==> flow/design.v <==
`timescale 1ns / 1ps
module main(
    input clk,rst,start,
    input [3:0]ip,
    output reg [59:0]ans,
    output reg finish
    );
    parameter [6:0]addr_max=100;
    reg [59:0]max,adder;
    reg [3:0]bram[addr_max-1:0];
    reg [6:0]addr,index,index_max;
    reg [3:0]state;
    always @(posedge clk)
    begin
        if(rst)
        begin
            addr<=0;ans<=0;max<=0;
            index<=0;index_max<=addr_max-12;
            state<=0;
            finish<=1;
        end
        else 
        begin
            case(state)
            0:
            begin
                addr<=0;ans<=adder;max<=0;
                index<=0;index_max<=addr_max-12;
                if(start)
                begin
                    finish<=0;
                    state<=1;
                end
                else finish<=1;
            end
            1:
            begin
                if(addr>=addr_max)
                begin
                    state<=2;
                    addr<=0;
                end
                else 
                begin
                    bram[addr]<=ip;
                    addr<=addr+1;
                end
            end
            2:
            begin
                if(addr<=index_max) 
                begin
                    if(bram[addr]>max[3:0])
                    begin
                        index<=addr;    
                        max[3:0]<=bram[addr];
                    end
                    addr<=addr+1;
                end
                else
                begin
                    addr<=index+1;
                    if(index_max>=99)state<=0;
                    else 
                    begin
                        index_max<=index_max+1;       
                        max<=max<<4;
                    end
                end
            end
            endcase        
        end   
    end
    reg [15:0]c;
    wire [15:0]cin={c[15:1],1'b0};
    genvar i;
    generate 
        for(i=1;i<16;i=i+1)
        begin:bcd_adder
            always @(*)
            begin
                if(rst) 
                begin
                    adder[4*i-1:4*(i-1)]=0;
                    c[i]=0;
                end
                else if(cin[i-1]+max[4*i-1:4*(i-1)]+ans[4*i-1:4*(i-1)]>9)
                begin
                    adder[4*i-1:4*(i-1)]=cin[i-1]+ans[4*i-1:4*(i-1)]+max[4*i-1:4*(i-1)]-10;
                    c[i]=1;
                end
                else
                begin
                    adder[4*i-1:4*(i-1)]=cin[i-1]+ans[4*i-1:4*(i-1)]+max[4*i-1:4*(i-1)];
                    c[i]=0;
                end
            end
        end
    endgenerate
endmodule
# Step by step through the tools: main
# Each step is given for the RTL above and for the edited RTL.
# "before" refers to lines of the RTL above, "after" to lines of the edited file.
# "diff": "after" minus "before" as printed here. "rel_change_pct": 100 x difference / "before".
# Operators carry their Yosys type and port widths (W data, S select, Z words).
# Library cell names are shortened.
# A cell with -- has no value.
# design
top,main
clock_port,clk
library,sky130hd
corner,tt_025C_1v80

# The edit
# Unified diff, file above to edited file.
# The edited RTL no longer does the same as the RTL above: the edit was made by script, with no optimisation intended.
# begin of diff
@@ -49,5 +49,5 @@
             2:
             begin
-                if(addr<=index_max) 
+                if(addr>index_max) 
                 begin
                     if(bram[addr]>max[3:0])
# end of diff

# After elaboration
# Counts by Yosys on the flattened word-level netlist (proc, flatten, opt, wreduce; memories kept). Print and check cells are left out.
# Memory sizes are those after Yosys's memory passes, which may raise the word count (mostly to a power of two), join words into wider ones and drop unused or constant bits.
# word_totals
element,before,after,diff,rel_change_pct
inputBits,7,7,0,0.00
mem_bits_rw,400,400,0,0.00
word_cells,227,227,0,0.00
reg_bits,146,146,0,0.00
clocked_rd_ports_x_width,4,4,0,0.00
mem_count,1,1,0,0.00
out_inout_bits,61,61,0,0.00
# memory_table
element,before,after
mem_shapes,bram 100x4 r1 w1,bram 100x4 r1 w1
# op_classes
element,before,after,diff,rel_change_pct
eq_ne,11,11,0,0.00
n_cmp,19,19,0,0.00
n_reduce_logical,7,7,0,0.00
n_addsub,105,105,0,0.00
mux,76,76,0,0.00
# ops
op,before,after,diff,rel_change_pct
$le A7 B7 Y1,1,0,-1,-100.00
$gt A7 B7 Y1,0,1,1,--
$mux W1,32,32,0,0.00
$add A4 B4 Y4,30,30,0,0.00
$add A1 B4 Y4,28,28,0,0.00
$mux W4,25,25,0,0.00
$sub A4 B4 Y4 const B,15,15,0,0.00
$add A1 B4 Y5,14,14,0,0.00
$add A5 B4 Y6,14,14,0,0.00
$gt A6 B4 Y1 const B,14,14,0,0.00
$mux W7,11,11,0,0.00
$ne A2 B2 Y1 const B,7,7,0,0.00
$add A7 B1 Y7 const B,3,3,0,0.00
$reduce_and A3 Y1,3,3,0,0.00
$ge A7 B7 Y1 const B,2,2,0,0.00
$mux W56,2,2,0,0.00
$ne A3 B3 Y1 const B,2,2,0,0.00
$pmux W7 S2,2,2,0,0.00
$add A4 B4 Y5,1,1,0,0.00
$eq A4 B1 Y1 const B,1,1,0,0.00
$eq A4 B2 Y1 const B,1,1,0,0.00
$gt A4 B4 Y1,1,1,0,0.00
$gt A5 B4 Y1 const B,1,1,0,0.00
$logic_not A4 Y1,1,1,0,0.00
$pmux W4 S2,1,1,0,0.00
$pmux W4 S3,1,1,0,0.00
$pmux W56 S2,1,1,0,0.00
$pmux W7 S3,1,1,0,0.00
# Not every row of either side is listed.

# Longest topological paths
# Depth = most cells in a row (Yosys ltp): at word level without a register or memory, in the mapped netlist without a sequential cell, where the memories' decode and read muxes count.
# logic_depth
element,before,after,diff,rel_change_pct
ltp_word,73,73,0,0.00
ABC_AREA,0,0,--,--
mapped_depth,120,120,0,0.00
mapped_depth_nobuf,120,120,0,0.00

# Netlist
# The flow's flattened synthesis, as Yosys stat reports it; memories are mapped. The netlist is that of the ABC_AREA named above (0 if unset); the other value can give another one.
# synth_totals
element,before,after,diff,rel_change_pct
cell_count,2007,2025,18,0.90
n_buf,97,111,14,14.43
sequential_area_um2,15054.4,15054.4,0.0,0.00
synth_area_um2,25957.4,26185.1,227.7,0.88
ff_cells,552,552,0,0.00
# types
cell,before,after,diff,rel_change_pct
nand2_1,143,80,-63,-44.06
o211ai_1,7,65,58,828.57
clkbuf_1,51,83,32,62.75
mux2i_1,33,47,14,42.42
nor2_1,209,200,-9,-4.31
buf_2,22,13,-9,-40.91
xnor2_1,40,34,-6,-15.00
nor2b_1,21,27,6,28.57
nor4_1,0,6,6,--
a21oi_1,103,108,5,4.85
a22oi_1,37,32,-5,-13.51
o21ai_0,20,25,5,25.00
buf_1,12,7,-5,-41.67
a211oi_1,44,40,-4,-9.09
o2111ai_1,4,0,-4,-100.00
o21a_1,1,5,4,400.00
a32o_1,0,4,4,--
o31ai_1,16,19,3,18.75
# Not every row of either side is listed.

# Path before layout
# Path of least setup slack by OpenSTA after synthesis, without wires, with an ideal clock, recovery checks aside; 20% of the period is set as input and as output delay. Where synthesis merged equal registers, the netlist keeps one of their names.
# synth_path
element,before,after,diff,rel_change_pct
path_type,input-to-reg,input-to-reg,--,--
from,input port rst,input port rst,--,--
to,register ans[58],register ans[58],--,--
driving_pins,103,102,-1,-0.97
in_delay_ns,5.000,5.000,0.000,0.00
required_time_ns,24.867,24.867,0.000,0.00
path_slack_ns,-1.900,-1.698,0.202,--
launch_ns,5.000,5.000,0.000,0.00
setup_time_ns,0.133,0.133,0.000,--
path_delay_ns,21.899,21.698,-0.201,-0.92
n_path_buf,2,1,-1,-50.00
arrival_ns,26.766,26.565,-0.201,-0.75
clock_period_ns,25.0,25.0,0.0,0.00
period_less_setup_slack_ns,26.9,26.698,-0.202,-0.75
# "path_delay_ns" = arrival - input delay + setup time.
# "driving_pins": output pins that drive a net of the path, with the launching flip-flop's if there is one; two outputs of one cell count as two.
# "period_less_setup_slack_ns" is the clock period less the worst setup slack; recovery checks do not enter. This is arithmetic on one report: input and output delays are still those of the set period (20% each).
# The rows between start and end are the longest chain of elaborated cells between them; the timing report does not say that the signal goes this way. Where chains are equally long, one stands for them.
# A line is the first line of the expression or statement that the cell stems from. Yosys adds cells for indexed reads and writes and turns some case tables into memories.
# synth_between_before
cell_sequence,clkbuf_1 inv_1 clkbuf_1 nand2_1 fa_1 inv_1 fa_1 xor2_1 nor2_1 o31ai_1 nand2_1 fa_1 inv_1 fa_1 xor2_1 nor2_1 o31ai_1 nand2_1 [67 not listed] nor2_1 o31ai_1 nand2_1 fa_1 inv_1 fa_1 xor2_1 nor2_1 o31ai_1 nand2_1 fa_1 inv_1 fa_1 xor2_1 nor2_1 o31ai_1 mux2i_1 o22ai_1
elab_chain_cells,70
cells_between,75
cone_lines,4
cone_classes,add/sub (33); compare (14); mux (28)
# synth_lines_before
element,line,rtl
from (decl),3,"input clk,rst,start,"
$mux W1,82,if(rst)
$add A1 B4 Y5,87,else if(cin[i-1]+max[4*i-1:4*(i-1)]+ans[4*i-1:4*(i-1)]>9)
$add A5 B4 Y6,87,
$gt A6 B4 Y1,87,
$mux W1,87,
$mux W1,82,
$add A1 B4 Y5,87,
[56 not listed],--,
$gt A6 B4 Y1,87,
$mux W1,87,
$mux W1,82,
$add A1 B4 Y4,89,adder[4*i-1:4*(i-1)]=cin[i-1]+ans[4*i-1:4*(i-1)]+max[4*i-1:4*(i-1)]-10;
$add A4 B4 Y4,89,
$sub A4 B4 Y4,89,
$mux W4,87,
to (assign),17,addr<=0;ans<=0;max<=0;
to (assign),27,addr<=0;ans<=adder;max<=0;
to (decl),5,"output reg [59:0]ans,"
# synth_between_after
cell_sequence,clkinv_1 clkbuf_1 nand2_1 fa_1 inv_1 fa_1 xor2_1 nor2_1 o31ai_1 nand2_1 fa_1 inv_1 fa_1 xor2_1 nor2_1 o31ai_1 nand2_1 fa_1 [66 not listed] nor2_1 o31ai_1 nand2_1 fa_1 inv_1 fa_1 xor2_1 nor2_1 o31ai_1 nand2_1 fa_1 inv_1 fa_1 xor2_1 nor2_1 o31ai_1 mux2i_1 o22ai_1
elab_chain_cells,70
cells_between,75
cone_lines,4
cone_classes,add/sub (33); compare (14); mux (28)
# synth_lines_after
element,line,rtl
from (decl),3,"input clk,rst,start,"
$mux W1,82,if(rst)
$add A1 B4 Y5,87,else if(cin[i-1]+max[4*i-1:4*(i-1)]+ans[4*i-1:4*(i-1)]>9)
$add A5 B4 Y6,87,
$gt A6 B4 Y1,87,
$mux W1,87,
$mux W1,82,
$add A1 B4 Y5,87,
[56 not listed],--,
$gt A6 B4 Y1,87,
$mux W1,87,
$mux W1,82,
$add A1 B4 Y4,89,adder[4*i-1:4*(i-1)]=cin[i-1]+ans[4*i-1:4*(i-1)]+max[4*i-1:4*(i-1)]-10;
$add A4 B4 Y4,89,
$sub A4 B4 Y4,89,
$mux W4,87,
to (assign),17,addr<=0;ans<=0;max<=0;
to (assign),27,addr<=0;ans<=adder;max<=0;
to (decl),5,"output reg [59:0]ans,"

# Timing after layout
# Path of least setup slack in the final report of each run of pair A (OpenROAD, finished layout, wires in). Where an end is a register, its clock arrival counts in the times.
# layout_path
element,before,after,diff,rel_change_pct
path_type,input-to-reg,input-to-reg,--,--
from,input port rst,input port rst,--,--
to,register ans[58],register ans[58],--,--
setup_time_ns,0.16,0.15,-0.01,--
n_path_buf,1,1,0,0.00
driving_pins,100,101,1,1.00
required_time_ns,24.68,24.67,-0.01,-0.04
clock_period_ns,24.2,24.2,0.0,0.00
path_slack_ns,1.16,1.26,0.10,--
launch_ns,4.84,4.84,0.00,0.00
in_delay_ns,4.84,4.84,0.00,0.00
arrival_ns,23.52,23.41,-0.11,-0.47
# The rows between start and end are the longest chain of elaborated cells between them; the timing report does not say that the signal goes this way. Where chains are equally long, one stands for them.
# layout_between_before
cell_sequence,buf_4 inv_1 nand2_1 fa_2 inv_2 fa_2 xor2_2 nor2_1 o31ai_4 nand2_1 fa_1 inv_1 fa_2 xor2_1 nor2_1 o31ai_4 nand2_1 fa_2 [64 not listed] nor2_1 o31ai_4 nand2_1 fa_2 inv_1 fa_2 xor2_2 nor2_1 o31ai_4 nand2_1 fa_1 inv_1 fa_2 xor2_1 nor2_1 o31ai_4 mux2i_1 o22ai_1
elab_chain_cells,70
cells_between,75
cone_lines,4
cone_classes,add/sub (33); compare (14); mux (28)
# layout_lines_before
element,line,rtl
from (decl),3,"input clk,rst,start,"
$mux W1,82,if(rst)
$add A1 B4 Y5,87,else if(cin[i-1]+max[4*i-1:4*(i-1)]+ans[4*i-1:4*(i-1)]>9)
$add A5 B4 Y6,87,
$gt A6 B4 Y1,87,
$mux W1,87,
$mux W1,82,
$add A1 B4 Y5,87,
[56 not listed],--,
$gt A6 B4 Y1,87,
$mux W1,87,
$mux W1,82,
$add A1 B4 Y4,89,adder[4*i-1:4*(i-1)]=cin[i-1]+ans[4*i-1:4*(i-1)]+max[4*i-1:4*(i-1)]-10;
$add A4 B4 Y4,89,
$sub A4 B4 Y4,89,
$mux W4,87,
to (assign),17,addr<=0;ans<=0;max<=0;
to (assign),27,addr<=0;ans<=adder;max<=0;
to (decl),5,"output reg [59:0]ans,"
# layout_between_after
cell_sequence,buf_4 clkinv_1 nand2_1 fa_2 inv_1 fa_2 xor2_2 nor2_1 o31ai_2 nand2_1 fa_1 inv_1 fa_1 xor2_1 nor2_1 o31ai_2 nand2_1 fa_1 [65 not listed] nor2_1 o31ai_4 nand2_1 fa_1 inv_1 fa_2 xor2_2 nor2_1 o31ai_4 nand2_1 fa_2 inv_1 fa_2 xor2_2 nor2_1 o31ai_4 mux2i_1 o22ai_1
elab_chain_cells,70
cells_between,75
cone_lines,4
cone_classes,add/sub (33); compare (14); mux (28)
# layout_lines_after
element,line,rtl
from (decl),3,"input clk,rst,start,"
$mux W1,82,if(rst)
$add A1 B4 Y5,87,else if(cin[i-1]+max[4*i-1:4*(i-1)]+ans[4*i-1:4*(i-1)]>9)
$add A5 B4 Y6,87,
$gt A6 B4 Y1,87,
$mux W1,87,
$mux W1,82,
$add A1 B4 Y5,87,
[56 not listed],--,
$gt A6 B4 Y1,87,
$mux W1,87,
$mux W1,82,
$add A1 B4 Y4,89,adder[4*i-1:4*(i-1)]=cin[i-1]+ans[4*i-1:4*(i-1)]+max[4*i-1:4*(i-1)]-10;
$add A4 B4 Y4,89,
$sub A4 B4 Y4,89,
$mux W4,87,
to (assign),17,addr<=0;ans<=0;max<=0;
to (assign),27,addr<=0;ans<=adder;max<=0;
to (decl),5,"output reg [59:0]ans,"

# Flow runs
# Both versions went through the flow (Yosys, OpenROAD) with the same settings in each pair. Constraints: input delay and output delay 20% of the set period each, output load 0.01 pF.
# settings_pair_A
CORE_UTILIZATION,40
period_ns,24.2
CAP_MARGIN,20
CORE_MARGIN,2
SLEW_MARGIN,20
# measured_pair_A
element,before,after,diff,rel_change_pct
hold_worst_slack_ns,0.455,0.490,0.035,--
die_um2,66946.4,67524.6,578.2,0.86
fin_ws_ns,1.160,1.259,0.099,--
timing.achieved_period_ns,23.040,22.941,-0.099,-0.43
yosys.chip_area_um2,25957.4,26185.1,227.7,0.88
power_w,0.002066,0.002044,-0.000022,-1.06
util_pct,46.2,46.3,0.1,--
# settings_pair_B
ABC_AREA,1
CAP_MARGIN,15
CORE_UTILIZATION,68
CTS_CLUSTER_SIZE,51
GPL_TIMING_DRIVEN,0
MAX_ROUTING_LAYER,met5
MIN_ROUTING_LAYER,met1
SETUP_SLACK_MARGIN,-1.35
SLEW_MARGIN,5
period_ns,29.6
CORE_MARGIN,2
# measured_pair_B
element,before,after,diff,rel_change_pct
hold_worst_slack_ns,0.480,0.462,-0.018,--
die_um2,40868.7,40749.5,-119.2,-0.29
fin_ws_ns,4.163,2.973,-1.190,--
timing.achieved_period_ns,25.437,26.627,1.190,4.68
yosys.chip_area_um2,26701.9,26623.0,-78.9,-0.30
power_w,0.001685,0.001653,-0.000032,-1.90
util_pct,76.9,77.1,0.2,--
# "timing.achieved_period_ns" is the run's clock period less its worst setup slack. It is reckoned from that one timing run; input and output delays stay at 20% of the period that was set.
# "power_w" is the tool's figure for a default switching activity; nothing was simulated.
